==> flow/design.v <==
module Booth4(
    input   wire    [63:0]  A,
    input   wire    [2:0]   B_pp,
    output  reg     [64:0]  PP,
    output  wire    E,
    output  wire    S
);
    assign E = ((B_pp == 3'b000) || (A[63] == B_pp[2])) && (B_pp != 3'b111);
    assign S = B_pp[2];
    always @ (*) begin
        case (B_pp)
            3'b000: PP = 65'b0;
            3'b001: PP = {A[63], A};
            3'b010: PP = {A[63], A};
            3'b011: PP = {A, 1'b0};
            3'b100: PP = ~{A, 1'b0};
            3'b101: PP = ~{A[63], A};
            3'b110: PP = ~{A[63], A};
            3'b111: PP = ~65'b0;
        endcase
    end
endmodule
module booth_mul64(
    input   wire    clk,
    input   wire    nrst,
    input   wire    [63:0]  A,
    input   wire    [63:0]  B,
    output  reg     [127:0] P,
    input   wire    start,
    output  wire    ready
);
    localparam S_IDLE = 2'b00;
    localparam S_LOAD = 2'b01;
    localparam S_BUSY = 2'b10;
    localparam S_FINISH = 2'b11;
    reg [1:0] STATE;
    reg [1:0] next_state;
    reg [5:0] count;
    assign ready = (STATE == S_IDLE);
    reg [63:0] A_buf;
    reg [64:0] B_buf;
    reg [67:0] P_cur;
    reg [63:0] P_sft;
    reg [63:0] Ss;
    wire [64:0] PP;
    wire E, S;
    Booth4 enc(A_buf, B_buf[2:0], PP, E, S);
    always @ (*) begin
        next_state = STATE;
        if (STATE == S_IDLE && start == 1'b1)
            next_state = S_LOAD;
        if (STATE == S_LOAD)
            next_state = S_BUSY;
        if (STATE == S_BUSY && count == 6'd31)
            next_state = S_FINISH;
        if (STATE == S_FINISH)
            next_state = S_IDLE;
    end
    always @ (posedge clk or negedge nrst) begin
        if (~nrst) begin
            STATE <= S_IDLE;
        end
        else begin
            STATE <= next_state;
        end
    end
    always @ (posedge clk or negedge nrst) begin
        if (~nrst) begin
            count <= 6'd0;
        end
        else begin
            if (STATE == S_BUSY)
                count <= count + 1;
            else
                count <= 6'd0;
        end
    end
    always @ (posedge clk or negedge nrst) begin
        if (~nrst) begin
            A_buf <= 64'd0;
            B_buf <= 64'd0;
        end
        else begin
            if (next_state == S_LOAD) begin
                A_buf <= A;
                B_buf <= {B, 1'b0};
            end
            else if (STATE == S_BUSY) begin
                B_buf <= B_buf >> 2;
            end
        end
    end
    always @ (posedge clk or negedge nrst) begin
        if (~nrst) begin
            P_cur <= 68'd0;
            P_sft <= 64'd0;
        end
        else begin
            if (STATE == S_BUSY) begin
                if (count == 6'd0)
                    {P_cur, P_sft} <= {(P_cur + {E, ~E, ~E, PP}), P_sft} >> 2;
                else
                    {P_cur, P_sft} <= {(P_cur + {1'b1, E, PP}), P_sft} >> 2;
            end
            else begin
                P_cur <= 68'd0;
                P_sft <= 64'd0;
            end
        end
    end
    always @ (posedge clk or negedge nrst) begin
        if (~nrst) begin
            Ss <= 64'b0;
        end
        else begin
            if (STATE == S_BUSY) begin
                Ss <= {1'b0, S, Ss[63:2]};
            end
            else begin
                Ss <= 64'd0;
            end
        end
    end
    always @ (posedge clk or negedge nrst) begin
        if (~nrst) begin
            P <= 128'd0;
        end
        else begin
            if (STATE == S_FINISH) begin
                P <= {P_cur[63:0], P_sft} + Ss;
            end
            else if (next_state == S_LOAD) begin
                P <= 128'd0;
            end
        end
    end
endmodule
# Step by step through the tools: booth_mul64
# What the tools print for booth_mul64, step after step.
# Lines are those of the file above, counted from 1.
# Operators: Yosys type, input widths -> output width; for muxes data width and select width s.
# Cell names lack the library's common part.
setup:
  design: "booth_mul64"
  clock_port: "clk"
  library: "sky130hd"
  lib_corner: "tt_025C_1v80"

# After elaboration
# Counts by Yosys on the flattened word-level netlist (proc, flatten, opt, wreduce; memories kept). Register bits leave out memories and registers merged into their read ports (data or address). Print and check cells are left out. Cells with the same type and inputs are merged into one.
bits:
  register_bits: 458
  input_bits: 131
  elab_cells: 55
op_classes:
  add_sub_neg: 4
  n_eq: 14
  mux: 15
  logic: 3
  reduce_logical: 11
op_table:
  columns: ["cell", "count"]
  rows:
  - ["$pmux 65 s6", 1]
  - ["$mux 128", 2]
  - ["$mux 66", 2]
  - ["$not 65->65", 2]
  - ["$mux 65", 2]
  - ["$add 128x63->128", 1]
  - ["$mux 64", 2]
  - ["$add 66x67->68", 1]
  - ["$add 66x68->68", 1]
  - ["$mux 63", 1]
  - ["$eq 3x3->1 const B", 4]
  - ["$mux 2", 4]
  - ["$eq 3x2->1 const B", 2]
  - ["$add 6x1->6 const B", 1]
  - ["$eq 6x5->1 const B", 1]
  - ["$logic_not 6->1", 1]
  - ["$mux 6", 1]
  - ["$eq 2x1->1 const B", 2]
  - ["$eq 2x2->1 const B", 2]
  - ["$reduce_bool 2->1", 2]
  - ["$reduce_or 2->1", 2]
  - ["$logic_and 1x1->1", 3]
  - ["$eq 3x1->1 const B", 1]
  - ["$ne 3x3->1 const B", 1]
  - ["$logic_not 3->1", 1]
  - ["$logic_not 2->1", 1]
  - ["$eq 1x1->1", 1]
  - ["$logic_or 1x1->1", 1]
  - ["$not 1->1", 1]

# Logic depth
# Depth = most cells in a row (Yosys ltp): at word level without a register or memory, in the mapped netlist without a sequential cell, where the memories' decode and read muxes count.
depth:
  word_depth: 9
  ABC_AREA: 0
  ltp_mapped: 20
  ltp_nobuf: 17

# Mapped cells and area
# Yosys stat after the flow's synthesis: flattened, memories mapped to cells. It holds for the ABC_AREA given above (unset counts as 0); a run with the other value may have another netlist.
# Totals and module areas in this step are rounded.
by_type:
  columns: ["type", "count", "type_area_um2"]
  rows:
  - ["dfrtp_1", 428, 1.07E+04]
  - ["nand2_1", 534, 2E+03]
  - ["ha_1", 103, 1.29E+03]
  - ["o21ai_0", 229, 1.15E+03]
  - ["nor2_1", 266, 998.458]
  - ["xnor2_1", 107, 937.149]
  - ["a21oi_1", 165, 825.792]
  - ["and2_1", 116, 725.696]
  - ["xor2_1", 82, 718.189]
  - ["mux2i_1", 66, 660.634]
  - ["clkbuf_1", 159, 596.822]
  - ["a221oi_1", 67, 586.813]
  - ["o22ai_1", 70, 437.92]
  - ["a21o_1", 56, 420.403]
  - ["nand3_1", 57, 285.274]
  - ["a31oi_1", 36, 225.216]
  - ["nand4_1", 33, 206.448]
  - ["and3_1", 30, 187.68]
# Not listed: further types 56, cells in them 294.
mapped:
  cells: 2898
  area_um2: 25000
  sequential_area_um2: 11000
  flip_flops: 429
# The figures by module come from a second, unflattened synthesis with its own total; it is not the netlist above.
unflattened:
  hier_cells: 2871
  area_unflattened_um2: 25000
# Rows give one instance, submodules left out.
by_module:
  columns: ["mod", "n_inst", "cells", "mod_area_um2"]
  rows:
  - ["booth_mul64", 1, 2552, 23000]
  - ["Booth4", 1, 319, 2300]

# Path before layout
# Path of least setup slack by OpenSTA after synthesis, without wires, with an ideal clock, recovery checks aside; 20% of the period is set as input and as output delay. Where synthesis merged equal registers, the netlist keeps one of their names.
synth_path:
  path_kind: "register to register"
  start: "reg B_buf[1]"
  end: "reg P_cur[63]"
  tclk_ps: 6000
  setup_time_ps: 128
  t_first_pin_ps: 0
  arrival_ps: 4128
  required_time_ps: 5872
  slack_ps: 1745
  delay_ps: 4256
  driving_pins: 19
  n_path_buf: 2
  period_less_setup_slack_ps: 4255
# "delay_ps" = arrival - input delay + setup time.
# "driving_pins" counts driving pins, that of a launching flip-flop among them; a cell with two outputs on the path counts twice.
# "period_less_setup_slack_ps" is the clock period less the worst setup slack; recovery checks do not enter. This is arithmetic on one report: input and output delays are still those of the set period (20% each).
# Between the ends stands the longest chain of elaborated cells between them, by number of cells; it is not shown to be the way that was timed. Of several equally long chains one is given.
# Each line given opens the expression or statement behind the cell; cells for indexed reads and writes are added by Yosys, which also makes memories of some case tables.
# At most two assigning lines are given for a register; there are more.
synth_via:
  path_cell_list: "dfrtp_1 -> clkbuf_1 -> clkbuf_1 -> o22ai_1 -> nor2_1 -> nor2_1 -> a221oi_1 -> ha_1 -> a21oi_1 -> a2111oi_4 -> o21ai_2 -> o21ai_2 -> a21oi_2 -> o41a_1 -> o21a_1 -> o211ai_2 -> a31oi_1 -> o221ai_2 -> mux2_1"
  elab_chain_len: 7
  cells_between: 19
synth_rtl:
  columns: ["element", "line_no", "text"]
  rows:
  - ["start, declared", 41, "reg [64:0] B_buf;"]
  - ["start, assigned", 86, "B_buf <= {B, 1'b0};"]
  - ["start, assigned", 89, "B_buf <= B_buf >> 2;"]
  - ["$logic_not 3->1", 8, "assign E = ((B_pp == 3'b000) || (A[63] == B_pp[2])) && (B_pp != 3'b111);"]
  - ["$logic_or 1x1->1", 8, null]
  - ["$logic_and 1x1->1", 8, null]
  - ["$not 1->1", 101, "{P_cur, P_sft} <= {(P_cur + {E, ~E, ~E, PP}), P_sft} >> 2;"]
  - ["$add 66x68->68", 101, null]
  - ["$mux 66", 100, "if (count == 6'd0)"]
  - ["$mux 66", 99, "if (STATE == S_BUSY) begin"]
  - ["end, assigned", 95, "P_cur <= 68'd0;"]
  - ["end, assigned", 106, "P_cur <= 68'd0;"]

# Worst path after layout
# Path of least setup slack in the final report of run 1 (OpenROAD, finished layout, wires in). Where an end is a register, its clock arrival counts in the times.
# The report prints the path's times to 10 ps; the period is as set.
layout_path:
  path_kind: "register to register"
  start: "reg B_buf[1]"
  end: "reg P_cur[63]"
  tclk_ps: 4210
  setup_time_ps: 110
  t_first_pin_ps: 590
  arrival_ps: 4790
  required_time_ps: 4700
  slack_ps: -90
  driving_pins: 20
  n_path_buf: 2
# Between the ends stands the longest chain of elaborated cells between them, by number of cells; it is not shown to be the way that was timed. Of several equally long chains one is given.
# At most two assigning lines are given for a register; there are more.
layout_via:
  path_cell_list: "dfrtp_4 -> nand2_8 -> buf_6 -> buf_4 -> o22ai_1 -> nor2_1 -> nor2_1 -> a221oi_2 -> ha_2 -> a21oi_4 -> a2111oi_4 -> o21ai_2 -> o21ai_2 -> a21oi_2 -> o41a_1 -> o21a_1 -> o211ai_2 -> a31oi_2 -> o221ai_2 -> mux2_4"
  elab_chain_len: 7
  cells_between: 19
layout_rtl:
  columns: ["element", "line_no", "text"]
  rows:
  - ["start, declared", 41, "reg [64:0] B_buf;"]
  - ["start, assigned", 86, "B_buf <= {B, 1'b0};"]
  - ["start, assigned", 89, "B_buf <= B_buf >> 2;"]
  - ["$logic_not 3->1", 8, "assign E = ((B_pp == 3'b000) || (A[63] == B_pp[2])) && (B_pp != 3'b111);"]
  - ["$logic_or 1x1->1", 8, null]
  - ["$logic_and 1x1->1", 8, null]
  - ["$not 1->1", 101, "{P_cur, P_sft} <= {(P_cur + {E, ~E, ~E, PP}), P_sft} >> 2;"]
  - ["$add 66x68->68", 101, null]
  - ["$mux 66", 100, "if (count == 6'd0)"]
  - ["$mux 66", 99, "if (STATE == S_BUSY) begin"]
  - ["end, assigned", 95, "P_cur <= 68'd0;"]
  - ["end, assigned", 106, "P_cur <= 68'd0;"]

Below are 3 stored runs of the flow (Yosys, OpenROAD; platform sky130hd) on booth_mul64, each with its settings and what was measured, unordered. Constraints: input delay and output delay 20% of the set period each, output load 0.01 pF.
"critical_path_time_ps" is the time allowed to the run's worst setup path (the clock period less input and output delay, where it has them) less its slack. Clock arrival times count: a late capture clock shortens it, a late launch clock lengthens it.
"critical_path_time_ps" is given in steps of 10 ps.
Results are given in rounded form.

--- run 1 ---
==> flow/run.sh <==
#!/bin/bash
# the make line also repeats the synthesis and layout settings of config.mk as NAME=value (left out here)
make -C /OpenROAD-flow-scripts/flow DESIGN_CONFIG=/design/flow/config.mk WORK_HOME=/design/flow/orfs CLKGATE_MAP_FILE= finish
==> flow/config.mk <==
export PLATFORM = sky130hd
export DESIGN_NAME = booth_mul64
export DESIGN_NICKNAME = booth_mul64
export VERILOG_FILES = /design/flow/design.v
export SDC_FILE = /design/flow/constraint.sdc
export NUM_CORES = 4
export LEC_CHECK = 0
export CAP_MARGIN = 20
export CORE_MARGIN = 2
export CORE_UTILIZATION = 40
export SLEW_MARGIN = 20
==> flow/constraint.sdc <==
create_clock -name core_clock -period 4.21 [get_ports {clk}]
set_input_delay 0.8420 -clock core_clock [delete_from_list [all_inputs] [get_ports {clk}]]
set_output_delay 0.8420 -clock core_clock [all_outputs]
set_load 0.01 [all_outputs]

==> results, as YAML <==
results:
  utilization_pct: 53
  ws_setup_ps: -90
  setup_tns_ps: -390
  critical_path_time_ps: 4300
  worstPathKind: "register to register"
  post_route_stdcell_area_um2: 33000
  die_area_um2: 65000
  ys_area_um2: 25000

--- run 2 ---
==> flow/run.sh <==
#!/bin/bash
# the make line also repeats the synthesis and layout settings of config.mk as NAME=value (left out here)
make -C /OpenROAD-flow-scripts/flow DESIGN_CONFIG=/design/flow/config.mk WORK_HOME=/design/flow/orfs CLKGATE_MAP_FILE= finish
==> flow/config.mk <==
export PLATFORM = sky130hd
export DESIGN_NAME = booth_mul64
export DESIGN_NICKNAME = booth_mul64
export VERILOG_FILES = /design/flow/design.v
export SDC_FILE = /design/flow/constraint.sdc
export NUM_CORES = 4
export LEC_CHECK = 0
export ABC_AREA = 0
export CAP_MARGIN = 15
export CELL_PAD_IN_SITES_DETAIL_PLACEMENT = 0
export CORE_ASPECT_RATIO = 0.77
export CORE_MARGIN = 2
export CORE_UTILIZATION = 43
export CTS_CLUSTER_DIAMETER = 335
export CTS_CLUSTER_SIZE = 78
export GPL_TIMING_DRIVEN = 0
export MIN_ROUTING_LAYER = met1
export SLEW_MARGIN = 35
==> flow/constraint.sdc <==
create_clock -name core_clock -period 6.0 [get_ports {clk}]
set_input_delay 1.2000 -clock core_clock [delete_from_list [all_inputs] [get_ports {clk}]]
set_output_delay 1.2000 -clock core_clock [all_outputs]
set_load 0.01 [all_outputs]

==> results, as YAML <==
results:
  utilization_pct: 51
  ws_setup_ps: 340
  setup_tns_ps: 0
  critical_path_time_ps: 5660
  worstPathKind: "register to register"
  post_route_stdcell_area_um2: 29000
  die_area_um2: 60000
  ys_area_um2: 25000

--- run 3 ---
==> flow/run.sh <==
#!/bin/bash
# the make line also repeats the synthesis and layout settings of config.mk as NAME=value (left out here)
make -C /OpenROAD-flow-scripts/flow DESIGN_CONFIG=/design/flow/config.mk WORK_HOME=/design/flow/orfs CLKGATE_MAP_FILE= finish
==> flow/config.mk <==
export PLATFORM = sky130hd
export DESIGN_NAME = booth_mul64
export DESIGN_NICKNAME = booth_mul64
export VERILOG_FILES = /design/flow/design.v
export SDC_FILE = /design/flow/constraint.sdc
export NUM_CORES = 4
export LEC_CHECK = 0
export ABC_AREA = 1
export CAP_MARGIN = 25
export CELL_PAD_IN_SITES_DETAIL_PLACEMENT = 1
export CORE_ASPECT_RATIO = 0.77
export CORE_MARGIN = 2
export CORE_UTILIZATION = 40
export CTS_CLUSTER_DIAMETER = 335
export GPL_TIMING_DRIVEN = 0
export MIN_ROUTING_LAYER = met1
export SLEW_MARGIN = 40
==> flow/constraint.sdc <==
create_clock -name core_clock -period 6.0 [get_ports {clk}]
set_input_delay 1.2000 -clock core_clock [delete_from_list [all_inputs] [get_ports {clk}]]
set_output_delay 1.2000 -clock core_clock [all_outputs]
set_load 0.01 [all_outputs]

==> results, as YAML <==
results:
  utilization_pct: 48
  ws_setup_ps: 1000
  setup_tns_ps: 0
  critical_path_time_ps: 5000
  worstPathKind: "register to register"
  post_route_stdcell_area_um2: 37000
  die_area_um2: 79000
  ys_area_um2: 31000
